==> flow/design.v <==
module rgb2hsv(
        input clock,
        input reset_n,
        input in_valid,
        input [7:0] in_red,
        input [7:0] in_green,
        input [7:0] in_blue,
        input in_visual,
        input in_done,
        output out_valid,
        output [7:0] out_red,
        output [7:0] out_green,
        output [7:0] out_blue,
        output [7:0] out_hue,
        output [7:0] out_saturation,
        output [7:0] out_brightness,
        output out_visual,
        output out_done
    );
    reg valid1;
    reg [7:0] red1;
    reg [7:0] green1;
    reg [7:0] blue1;
    reg visual1;
    reg done1;
    reg [7:0] max_value1;
    reg [1:0] max_index1;
    reg [7:0] min_value1;
    reg [1:0] min_index1;
    always @(posedge clock)
    begin
        if (reset_n) begin
            valid1 <= in_valid;
            red1[7:0] <= in_red[7:0];
            green1[7:0] <= in_green[7:0];
            blue1[7:0] <= in_blue[7:0];
            visual1 <= in_visual;
            done1 <= in_done;
            if (in_red >= in_green) begin
                if (in_red >= in_blue) begin
                    max_value1[7:0] <= in_red[7:0];
                    max_index1[1:0] <= 1;
                end
                else begin
                    max_value1[7:0] <= in_blue[7:0];
                    max_index1[1:0] <= 3;
                end
            end
            else begin
                if (in_blue >= in_green) begin
                    max_value1[7:0] <= in_blue[7:0];
                    max_index1[1:0] <= 3;
                end
                else begin
                    max_value1[7:0] <= in_green[7:0];
                    max_index1[1:0] <= 2;
                end
            end
            if (in_red < in_green) begin
                if (in_red < in_blue) begin
                    min_value1[7:0] <= in_red[7:0];
                    min_index1[1:0] <= 1;
                end
                else begin
                    min_value1[7:0] <= in_blue[7:0];
                    min_index1[1:0] <= 3;
                end
            end
            else begin
                if (in_blue < in_green) begin
                    min_value1[7:0] <= in_blue[7:0];
                    min_index1[1:0] <= 3;
                end
                else begin
                    min_value1[7:0] <= in_green[7:0];
                    min_index1[1:0] <= 2;
                end
            end
        end 
        else begin
            valid1 <= 1'b0;
            red1[7:0] <= 8'b0;
            green1[7:0] <= 8'b0;
            blue1[7:0] <= 8'b0;
            visual1 <= 1'b0;
            done1 <= 1'b0;
            max_value1[7:0] <= 8'd0;
            max_index1[1:0] <= 2'd0; 
            min_value1[7:0] <= 8'd0; 
            min_index1[1:0] <= 2'd0;
        end
    end
    reg valid2;
    reg [7:0] red2;
    reg [7:0] green2;
    reg [7:0] blue2;
    reg visual2;
    reg done2;
    reg [7:0] dif2;
    reg [7:0] max_value2;
    reg [1:0] max_index2;
    reg [7:0] min_value2;
    reg [1:0] min_index2;
    always @(posedge clock)
    begin
        if (reset_n) begin
            valid2 <= valid1;
            red2[7:0] <= red1[7:0];
            green2[7:0] <= green1[7:0];
            blue2[7:0] <= blue1[7:0];
            visual2 <= visual1;
            done2 <= done1;
            dif2[7:0] <= max_value1[7:0] - min_value1[7:0];
            max_value2[7:0] <= max_value1[7:0];
            max_index2[1:0] <= max_index1[1:0];
            min_value2[7:0] <= min_value1[7:0];
            min_index2[1:0] <= min_index1[1:0];
        end 
        else begin
            valid2 <= 1'b0;
            red2[7:0] <= 8'b0;
            green2[7:0] <= 8'b0;
            blue2[7:0] <= 8'b0;
            visual2 <= 1'b0;
            done2 <= 1'b0;
            dif2[7:0] <= 8'd0;
            max_value2[7:0] <= 8'd0;
            max_index2[1:0] <= 2'd0;
            min_value2[7:0] <= 8'd0; 
            min_index2[1:0] <= 2'd0;
        end
    end
    reg valid3;
    reg [7:0] red3;
    reg [7:0] green3;
    reg [7:0] blue3;
    reg visual3;
    reg done3;
    reg [11:0] hue3;
    reg [7:0] dif3;
    reg [7:0] max_value3;
    reg [1:0] max_index3;
    reg [7:0] min_value3;
    reg [1:0] min_index3;
    always @(posedge clock)
    begin
        if (reset_n) begin
            valid3 <= valid2;
            red3[7:0] <= red2[7:0];
            green3[7:0] <= green2[7:0];
            blue3[7:0] <= blue2[7:0];
            visual3 <= visual2;
            done3 <= done2;
            dif3[7:0] <= dif2[7:0];
            max_value3[7:0] <= max_value2[7:0];
            max_index3[1:0] <= max_index2[1:0];
            min_value3[7:0] <= min_value2[7:0];
            min_index3[1:0] <= min_index2[1:0];
            if (dif2 > 0) begin
                if (max_index2 == 1) begin
                    if (green2 < blue2) begin
                        hue3[11:0] <= ((blue2 - green2) << 4);
                    end
                    else begin
                        hue3[11:0] <= ((green2 - blue2) << 4);
                    end
                end
                if (max_index2 == 2) begin
                    if (blue2 < red2) begin
                        hue3[11:0] <= ((red2 - blue2) << 4);
                    end
                    else begin
                        hue3[11:0] <= ((blue2 - red2) << 4);
                    end
                end
                if (max_index2 == 3) begin
                    if (red2 < green2) begin
                        hue3[11:0] <= ((green2 - red2) << 4);
                    end
                    else begin
                        hue3[11:0] <= ((red2 - green2) << 4);
                    end
                end
            end
            else begin
                hue3[11:0] <= 12'd0;             
            end
        end
        else begin
            valid3 <= 1'b0;
            red3[7:0] <= 8'b0;
            green3[7:0] <= 8'b0;
            blue3[7:0] <= 8'b0;
            visual3 <= 1'b0;
            done3 <= 1'b0;
            hue3[11:0] <= 12'd0;
            dif3[7:0] <= 8'd0;
            max_value3[7:0] <= 8'd0;
            max_index3[1:0] <= 2'd0;
            min_value3[7:0] <= 8'd0;
            min_index3[1:0] <= 2'd0;
        end
    end
    reg valid4;
    reg [7:0] red4;
    reg [7:0] green4;
    reg [7:0] blue4;
    reg visual4;
    reg done4;
    reg [11:0] hue4;
    reg [7:0] dif4;
    reg [7:0] max_value4;
    reg [1:0] max_index4;
    always @(posedge clock)
    begin
        if (reset_n) begin
            valid4 <= valid3;
            red4[7:0] <= red3[7:0];
            green4[7:0] <= green3[7:0];
            blue4[7:0] <= blue3[7:0];
            visual4 <= visual3;
            done4 <= done3;          
            dif4[7:0] <= dif3[7:0];
            max_value4[7:0] <= max_value3[7:0];
            max_index4 <= max_index3;
            hue4[11:0] <= (hue3 / dif3);
        end
        else begin
            valid4 <= 1'b0;
            red4[7:0] <= 8'b0;
            green4[7:0] <= 8'b0;
            blue4[7:0] <= 8'b0;
            visual4 <= 1'b0;
            done4 <= 1'b0;
            hue4[11:0] <= 12'd0;
            dif4[7:0] <= 8'd0;
            max_value4 <= 8'd0;
            max_index4[1:0] <= 2'd0;
        end
    end
    reg valid5;
    reg [7:0] red5;
    reg [7:0] green5;
    reg [7:0] blue5;
    reg visual5;
    reg done5;
    reg [11:0] hue5;
    reg [7:0] dif5;
    reg [7:0] max_value5;
    always @(posedge clock)
    begin
        if (reset_n) begin
            valid5 <= valid4;
            red5[7:0] <= red4[7:0];
            green5[7:0] <= green4[7:0];
            blue5[7:0] <= blue4[7:0];
            visual5 <= visual4;
            done5 <= done4;
            dif5[7:0] <= dif4[7:0];
            max_value5[7:0] <= max_value4[7:0];
            if (dif4 > 0) begin
                if (max_index4 == 1) begin
                    if (green4 < blue4) begin
                        hue5[11:0] <= 96 - hue4;
                    end
                    else begin
                        hue5[11:0] <= 0 + hue4;
                    end
                end
                if (max_index4 == 2) begin
                    if (blue4 < red4) begin
                        hue5[11:0] <= 32 - hue4;
                    end
                    else begin
                        hue5[11:0] <= 32 + hue4;
                    end
                end
                if (max_index4 == 3) begin
                    if (red4 < green4) begin
                        hue5[11:0] <= 64 - hue4;
                    end
                    else begin
                        hue5[11:0] <= 64 + hue4;
                    end
                end
            end
            else begin
                hue5[11:0] <= 12'd0;             
            end
        end
        else begin
            valid5 <= 1'b0;
            red5[7:0] <= 8'b0;
            green5[7:0] <= 8'b0;
            blue5[7:0] <= 8'b0;
            visual5 <= 1'b0;
            done5 <= 1'b0;
            dif5[7:0] <= 8'd0;
            max_value5[7:0] <= 8'd0;
            hue5[11:0] <= 12'd0;
        end
    end
    reg valid;
    reg [7:0] red;
    reg [7:0] green;
    reg [7:0] blue;
    reg visual;
    reg done;
    reg [18:0] hue;
    reg [7:0] saturation;
    reg [7:0] max_value;
    always @(posedge clock)
    begin
        if (reset_n) begin
            valid <= valid5;
            red[7:0] <= red5[7:0];
            green[7:0] <= green5[7:0];
            blue[7:0] <= blue5[7:0];
            visual <= visual5;
            done <= done5;
            max_value[7:0] <= max_value5[7:0];
            hue[18:0] <= (85 * hue5);
            if (max_value5 == 0) begin
                saturation[7:0] <= 8'd0;
            end
            else begin
                saturation[7:0] <= 255 * dif5 / max_value5;
            end
        end
        else begin 
            valid <= 1'b0;
            red[7:0] <= 8'b0;
            green[7:0] <= 8'b0;
            blue[7:0] <= 8'b0;
            visual <= 1'b0;
            done <= 1'b0;
            max_value[7:0] <= 8'd0;
            hue[18:0] <= 19'd0;
            saturation [7:0] <= 8'd0;
        end
    end
    assign out_valid = valid;
    assign out_red[7:0] = red[7:0];
    assign out_green[7:0] = green[7:0];  
    assign out_blue[7:0] = blue[7:0];
    assign out_hue[7:0] = hue[12:5];
    assign out_saturation[7:0] = saturation[7:0];
    assign out_brightness[7:0] = max_value[7:0];
    assign out_visual = visual;
    assign out_done = done;
endmodule
Step by step through the tools: rgb2hsv. What the tools print for rgb2hsv, step after step. Line numbers count from 1 in the design file above. Operators: Yosys type, input widths -> output width; for muxes data width and select width s. Library cell names are shortened. A cell with n/a has no value.

Top: rgb2hsv. Clock: clock. Library: sky130hd. Corner: tt_025C_1v80.

Word level. Source: Yosys, flattened and elaborated, memories not mapped. Widths are those after wreduce. Registers that Yosys merges into a memory's read port (data or address) are not register bits. Print and check cells do not count. Equal cells are merged and count once.

Under equality and inequality tests stands 6. $mul: 2. Muxes and demuxes: 21. The figure for bitwise operators is 1. Magnitude comparators: 14. For reduce/logical cells the number is 6. Under divide/modulo/power cells stands 2. The entry for $add $sub $neg reads 12.

Operators with widths (number): $div 32x8->32 (1); $mux 12 (12); $mul 8x8->16 const A (1); $div 12x8->12 (1); $mul 7x12->13 const A (1); $lt 8x8->1 (9); $sub 8x8->8 (7); $mux 8 (6); $sub 7x12->12 const A (2); $ge 8x8->1 (3); $gt 8x1->1 const B (2); $add 6x12->12 const A (1); $sub 6x12->12 const A (1); $add 7x12->12 const A (1); $eq 2x2->1 const B (4); $logic_not 8->1 (1); $reduce_bool 3->1 (2); $eq 2x1->1 const B (2); $reduce_and 2->1 (2); $mux 2 (2); $reduce_or 2->1 (1); $not 1->1 (1); $mux 1 (1).

The figure for register bits after elaboration is 315. Output and inout port bits: 51. Under word-level cells stands 120. Bits of input ports: 29.

Logic depth. Depth = most cells in a row (Yosys ltp): at word level without a register or memory, in the mapped netlist without a sequential cell, where the memories' decode and read muxes count.

For depth in word-level cells the number is 5. The entry for ABC_AREA reads 0. The figure for depth in mapped cells is 428. Under mapped depth without buffers stands 403.

Synthesis result. The flow's flattened synthesis, as Yosys stat reports it; memories are mapped. The netlist is that of the ABC_AREA named above (0 if unset); the other value can give another one.

Cell types: dfxtp_1 (number 306, total area 6.13E+03 µm²); ha_1 (number 459, total area 5.74E+03 µm²); nor2_1 (number 455, total area 1.71E+03 µm²); o21a_1 (number 215, total area 1.61E+03 µm²); nor3_1 (number 272, total area 1.36E+03 µm²); and2_1 (number 198, total area 1.24E+03 µm²); nand2_1 (number 324, total area 1.22E+03 µm²); a21oi_1 (number 239, total area 1.2E+03 µm²); xnor2_1 (number 135, total area 1.18E+03 µm²); inv_1 (number 267, total area 1E+03 µm²); o21ai_0 (number 186, total area 930.893 µm²); fa_1 (number 43, total area 860.826 µm²); mux2_2 (number 74, total area 833.299 µm²); o31ai_1 (number 91, total area 683.155 µm²); a21o_1 (number 88, total area 660.634 µm²); xor2_1 (number 67, total area 586.813 µm²); mux2i_1 (number 56, total area 560.538 µm²); nand3_1 (number 86, total area 430.413 µm²).

Not listed: further types 123, cells in them 1114.

The entry for standard cells after synthesis reads 4675. The figure for area of sequential cells is 0.0061259 mm². For synthesis area the number is 0.0362285 mm². The entry for buffers reads 128. For flip-flops the number is 306.

Path before layout. Source: OpenSTA report_checks on the synthesized netlist (no wires, ideal clock, input and output delay 20% of the period each), path of least setup slack; recovery checks are left aside. Register names are those of the netlist, which keeps one name where synthesis merged equal registers.

Kind: register -> register. Start point: reg max_value5[0]. End point: reg saturation[0]. Under arrival time stands 79.021 ns. Under launch time at the first pin stands 0.000 ns. Under period stands 80.0 ns. For buffers on the path the number is 28. The entry for path delay reads 79.162 ns. The figure for library setup time is 0.141 ns. The figure for path slack is 0.838 ns. Stages: 394. The entry for required time reads 79.859 ns. Synthesis period reached: 79.162 ns.

"path delay" is the arrival time less input delay plus setup time. "stages" counts driving pins, that of a launching flip-flop among them; a cell with two outputs on the path counts twice. "synthesis period reached" is the clock period less the worst setup slack; recovery checks do not enter. This is arithmetic on one report: input and output delays are still those of the set period (20% each). At most two assigning lines are given for a register; there are more.

Cell sequence: dfxtp_1 > inv_1 > ha_1 > o21a_1 > o21ai_0 > nor2_1 > ha_1 > o211ai_1 > a211oi_2 > a21oi_1 > ha_1 > or3_1 > o22ai_1 > mux2_2 > ha_1 > a21o_1 > o2111ai_1 > nand2_1 > [358 not listed] > clkbuf_1 > nor2_1 > a21oi_1 > ha_1 > a21oi_1 > nor2b_1 > o21ai_0 > nand2b_1 > a21oi_1 > nor2b_1 > o21ai_0 > nand2b_1 > a221oi_1 > o2111ai_1 > nor2_1 > o2111ai_1 > a2111oi_1 > a41oi_1. The entry for elaborated cells between the ends (all ways) reads 3. The figure for source lines of those cells is 2. Classes of those cells: 1 x div; 2 x reduce/logical.

RTL lines, path post-synthesis: start: declaration (RTL line 249) `reg [7:0] max_value5;`; start: assignment (RTL line 260) `max_value5[7:0] <= max_value4[7:0];`; start: assignment (RTL line 299) `max_value5[7:0] <= 8'd0;`; end: assignment (RTL line 324) `saturation[7:0] <= 8'd0;`; end: assignment (RTL line 327) `saturation[7:0] <= 255 * dif5 / max_value5;`; end: declaration (RTL line 310) `reg [7:0] saturation;`.

No chain of elaborated cells between the ends is given.

Worst path after layout. Path of least setup slack in the final report of stored run 1 (OpenROAD, finished layout, wires in). Where an end is a register, its clock arrival counts in the times.

Kind: register -> register. Start point: reg max_value5[7]. End point: reg saturation[0]. Under launch time at the first pin stands 0.60 ns. Under period stands 84.6 ns. Stages: 387. For buffers on the path the number is 18. The figure for path slack is 8.57 ns. The entry for required time reads 85.02 ns. The figure for library setup time is 0.16 ns. Under arrival time stands 76.45 ns.

At most two assigning lines are given for a register; there are more.

Cell sequence: dfxtp_2 > or4_4 > nor3_4 > o21ai_2 > nor2_1 > ha_1 > o211ai_1 > a211oi_2 > nor2_1 > a21oi_2 > ha_2 > or3_1 > o221ai_2 > nor2b_1 > nor2_1 > ha_1 > nor4b_2 > a31oi_1 > [351 not listed] > nor4_4 > and3_4 > nand3_4 > buf_4 > mux2_2 > ha_1 > o21ai_0 > nand2b_1 > a21oi_1 > nor2b_1 > o21ai_1 > nand2b_1 > a221oi_2 > o2111ai_1 > nor2_1 > o2111ai_1 > a2111oi_1 > a41oi_1. The entry for elaborated cells between the ends (all ways) reads 3. The figure for source lines of those cells is 2. Classes of those cells: 1 x div; 2 x reduce/logical.

RTL lines, path after layout: start: declaration (RTL line 249) `reg [7:0] max_value5;`; start: assignment (RTL line 260) `max_value5[7:0] <= max_value4[7:0];`; start: assignment (RTL line 299) `max_value5[7:0] <= 8'd0;`; end: assignment (RTL line 324) `saturation[7:0] <= 8'd0;`; end: assignment (RTL line 327) `saturation[7:0] <= 255 * dif5 / max_value5;`; end: declaration (RTL line 310) `reg [7:0] saturation;`.

No chain of elaborated cells between the ends is given.

Memo
Re: implementation data of rgb2hsv

Top module rgb2hsv; platform sky130hd; tools Yosys and OpenROAD; 4 stored runs in no particular order. Input and output delays are each 20% of the period that was set; the output load is 0.01 pF. By "achieved clock period" is meant the clock period of the run minus its worst setup slack. This is arithmetic on one report: input and output delays are still those of the set period (20% each). By "worst path time" is meant the share of the clock period that the worst setup path is allowed (20% is reserved at inputs, 20% at outputs), minus its slack. Clock arrival times at its registers enter into it.

Files of stored run 1:
==> flow/run.sh <==
#!/bin/bash
# the make line also repeats the synthesis and layout settings of config.mk as NAME=value (left out here)
make -C /OpenROAD-flow-scripts/flow DESIGN_CONFIG=/design/flow/config.mk WORK_HOME=/design/flow/orfs CLKGATE_MAP_FILE= finish
==> flow/config.mk <==
export PLATFORM = sky130hd
export DESIGN_NAME = rgb2hsv
export DESIGN_NICKNAME = rgb2hsv
export VERILOG_FILES = /design/flow/design.v
export SDC_FILE = /design/flow/constraint.sdc
export NUM_CORES = 4
export LEC_CHECK = 0
export ABC_AREA = 0
export CAP_MARGIN = 30
export CELL_PAD_IN_SITES_DETAIL_PLACEMENT = 2
export CELL_PAD_IN_SITES_GLOBAL_PLACEMENT = 3
export CORE_ASPECT_RATIO = 1.16
export CORE_MARGIN = 2
export CORE_UTILIZATION = 40
export CTS_CLUSTER_SIZE = 35
export GPL_ROUTABILITY_DRIVEN = 0
export MIN_ROUTING_LAYER = met1
export PLACE_DENSITY_LB_ADDON = 0.05
export SETUP_SLACK_MARGIN = 5.0
export SLEW_MARGIN = 40
export TNS_END_PERCENT = 60
==> flow/constraint.sdc <==
create_clock -name core_clock -period 84.6 [get_ports {clock}]
set_input_delay 16.9200 -clock core_clock [delete_from_list [all_inputs] [get_ports {clock}]]
set_output_delay 16.9200 -clock core_clock [all_outputs]
set_load 0.01 [all_outputs]

Results of stored run 1. The worst hold slack in the final report stands at 0.431 ns. The measured utilization after layout is 0.468. For the die area the run shows 0.0930017 mm². The final setup TNS reads 0.000 ns. The Yosys chip area after synthesis stands at 0.0362285 mm². For the smallest setup slack the run shows 8.567 ns. The achieved clock period stands at 76.033 ns. The worst path time comes to 76.03 ns. Critical path type: register -> register. The measured standard-cell area after routing is 0.0418501 mm².

Files of stored run 2:
==> flow/run.sh <==
#!/bin/bash
# the make line also repeats the synthesis and layout settings of config.mk as NAME=value (left out here)
make -C /OpenROAD-flow-scripts/flow DESIGN_CONFIG=/design/flow/config.mk WORK_HOME=/design/flow/orfs CLKGATE_MAP_FILE= finish
==> flow/config.mk <==
export PLATFORM = sky130hd
export DESIGN_NAME = rgb2hsv
export DESIGN_NICKNAME = rgb2hsv
export VERILOG_FILES = /design/flow/design.v
export SDC_FILE = /design/flow/constraint.sdc
export NUM_CORES = 4
export LEC_CHECK = 0
export CAP_MARGIN = 20
export CORE_MARGIN = 2
export CORE_UTILIZATION = 40
export SLEW_MARGIN = 20
==> flow/constraint.sdc <==
create_clock -name core_clock -period 80.0 [get_ports {clock}]
set_input_delay 16.0000 -clock core_clock [delete_from_list [all_inputs] [get_ports {clock}]]
set_output_delay 16.0000 -clock core_clock [all_outputs]
set_load 0.01 [all_outputs]

Results of stored run 2. The worst hold slack in the final report stands at 0.417 ns. The measured utilization after layout is 0.452. For the die area the run shows 0.0929945 mm². The final setup TNS reads 0.000 ns. The Yosys chip area after synthesis stands at 0.0362285 mm². For the smallest setup slack the run shows 5.274 ns. The achieved clock period stands at 74.726 ns. The worst path time comes to 74.73 ns. Critical path type: register -> register. The measured standard-cell area after routing is 0.040629 mm².

Files of stored run 3:
==> flow/run.sh <==
#!/bin/bash
# the make line also repeats the synthesis and layout settings of config.mk as NAME=value (left out here)
make -C /OpenROAD-flow-scripts/flow DESIGN_CONFIG=/design/flow/config.mk WORK_HOME=/design/flow/orfs CLKGATE_MAP_FILE= finish
==> flow/config.mk <==
export PLATFORM = sky130hd
export DESIGN_NAME = rgb2hsv
export DESIGN_NICKNAME = rgb2hsv
export VERILOG_FILES = /design/flow/design.v
export SDC_FILE = /design/flow/constraint.sdc
export NUM_CORES = 4
export LEC_CHECK = 0
export CAP_MARGIN = 20
export CORE_MARGIN = 2
export CORE_UTILIZATION = 40
export GPL_ROUTABILITY_DRIVEN = 0
export MIN_ROUTING_LAYER = met2
export PLACE_DENSITY_LB_ADDON = 0.05
export SLEW_MARGIN = 20
==> flow/constraint.sdc <==
create_clock -name core_clock -period 80.0 [get_ports {clock}]
set_input_delay 16.0000 -clock core_clock [delete_from_list [all_inputs] [get_ports {clock}]]
set_output_delay 16.0000 -clock core_clock [all_outputs]
set_load 0.01 [all_outputs]

Results of stored run 3. The worst hold slack in the final report stands at 0.410 ns. The measured utilization after layout is 0.459. For the die area the run shows 0.0929945 mm². The final setup TNS reads 0.000 ns. The Yosys chip area after synthesis stands at 0.0362285 mm². For the smallest setup slack the run shows 4.830 ns. The achieved clock period stands at 75.170 ns. The worst path time comes to 75.17 ns. Critical path type: register -> register. The measured standard-cell area after routing is 0.0412533 mm².

Files of stored run 4:
==> flow/run.sh <==
#!/bin/bash
# the make line also repeats the synthesis and layout settings of config.mk as NAME=value (left out here)
make -C /OpenROAD-flow-scripts/flow DESIGN_CONFIG=/design/flow/config.mk WORK_HOME=/design/flow/orfs CLKGATE_MAP_FILE= finish
==> flow/config.mk <==
export PLATFORM = sky130hd
export DESIGN_NAME = rgb2hsv
export DESIGN_NICKNAME = rgb2hsv
export VERILOG_FILES = /design/flow/design.v
export SDC_FILE = /design/flow/constraint.sdc
export NUM_CORES = 4
export LEC_CHECK = 0
export CAP_MARGIN = 20
export CORE_MARGIN = 2
export CORE_UTILIZATION = 40
export SLEW_MARGIN = 20
==> flow/constraint.sdc <==
create_clock -name core_clock -period 58.4 [get_ports {clock}]
set_input_delay 11.6800 -clock core_clock [delete_from_list [all_inputs] [get_ports {clock}]]
set_output_delay 11.6800 -clock core_clock [all_outputs]
set_load 0.01 [all_outputs]

Results of stored run 4. The worst hold slack in the final report stands at 0.403 ns. The measured utilization after layout is 0.587. For the die area the run shows 0.0929945 mm². The final setup TNS reads -19.939 ns. The Yosys chip area after synthesis stands at 0.0362285 mm². For the smallest setup slack the run shows -8.074 ns. The achieved clock period stands at 66.474 ns. The worst path time comes to 66.47 ns. Critical path type: register -> register. The measured standard-cell area after routing is 0.0527831 mm².
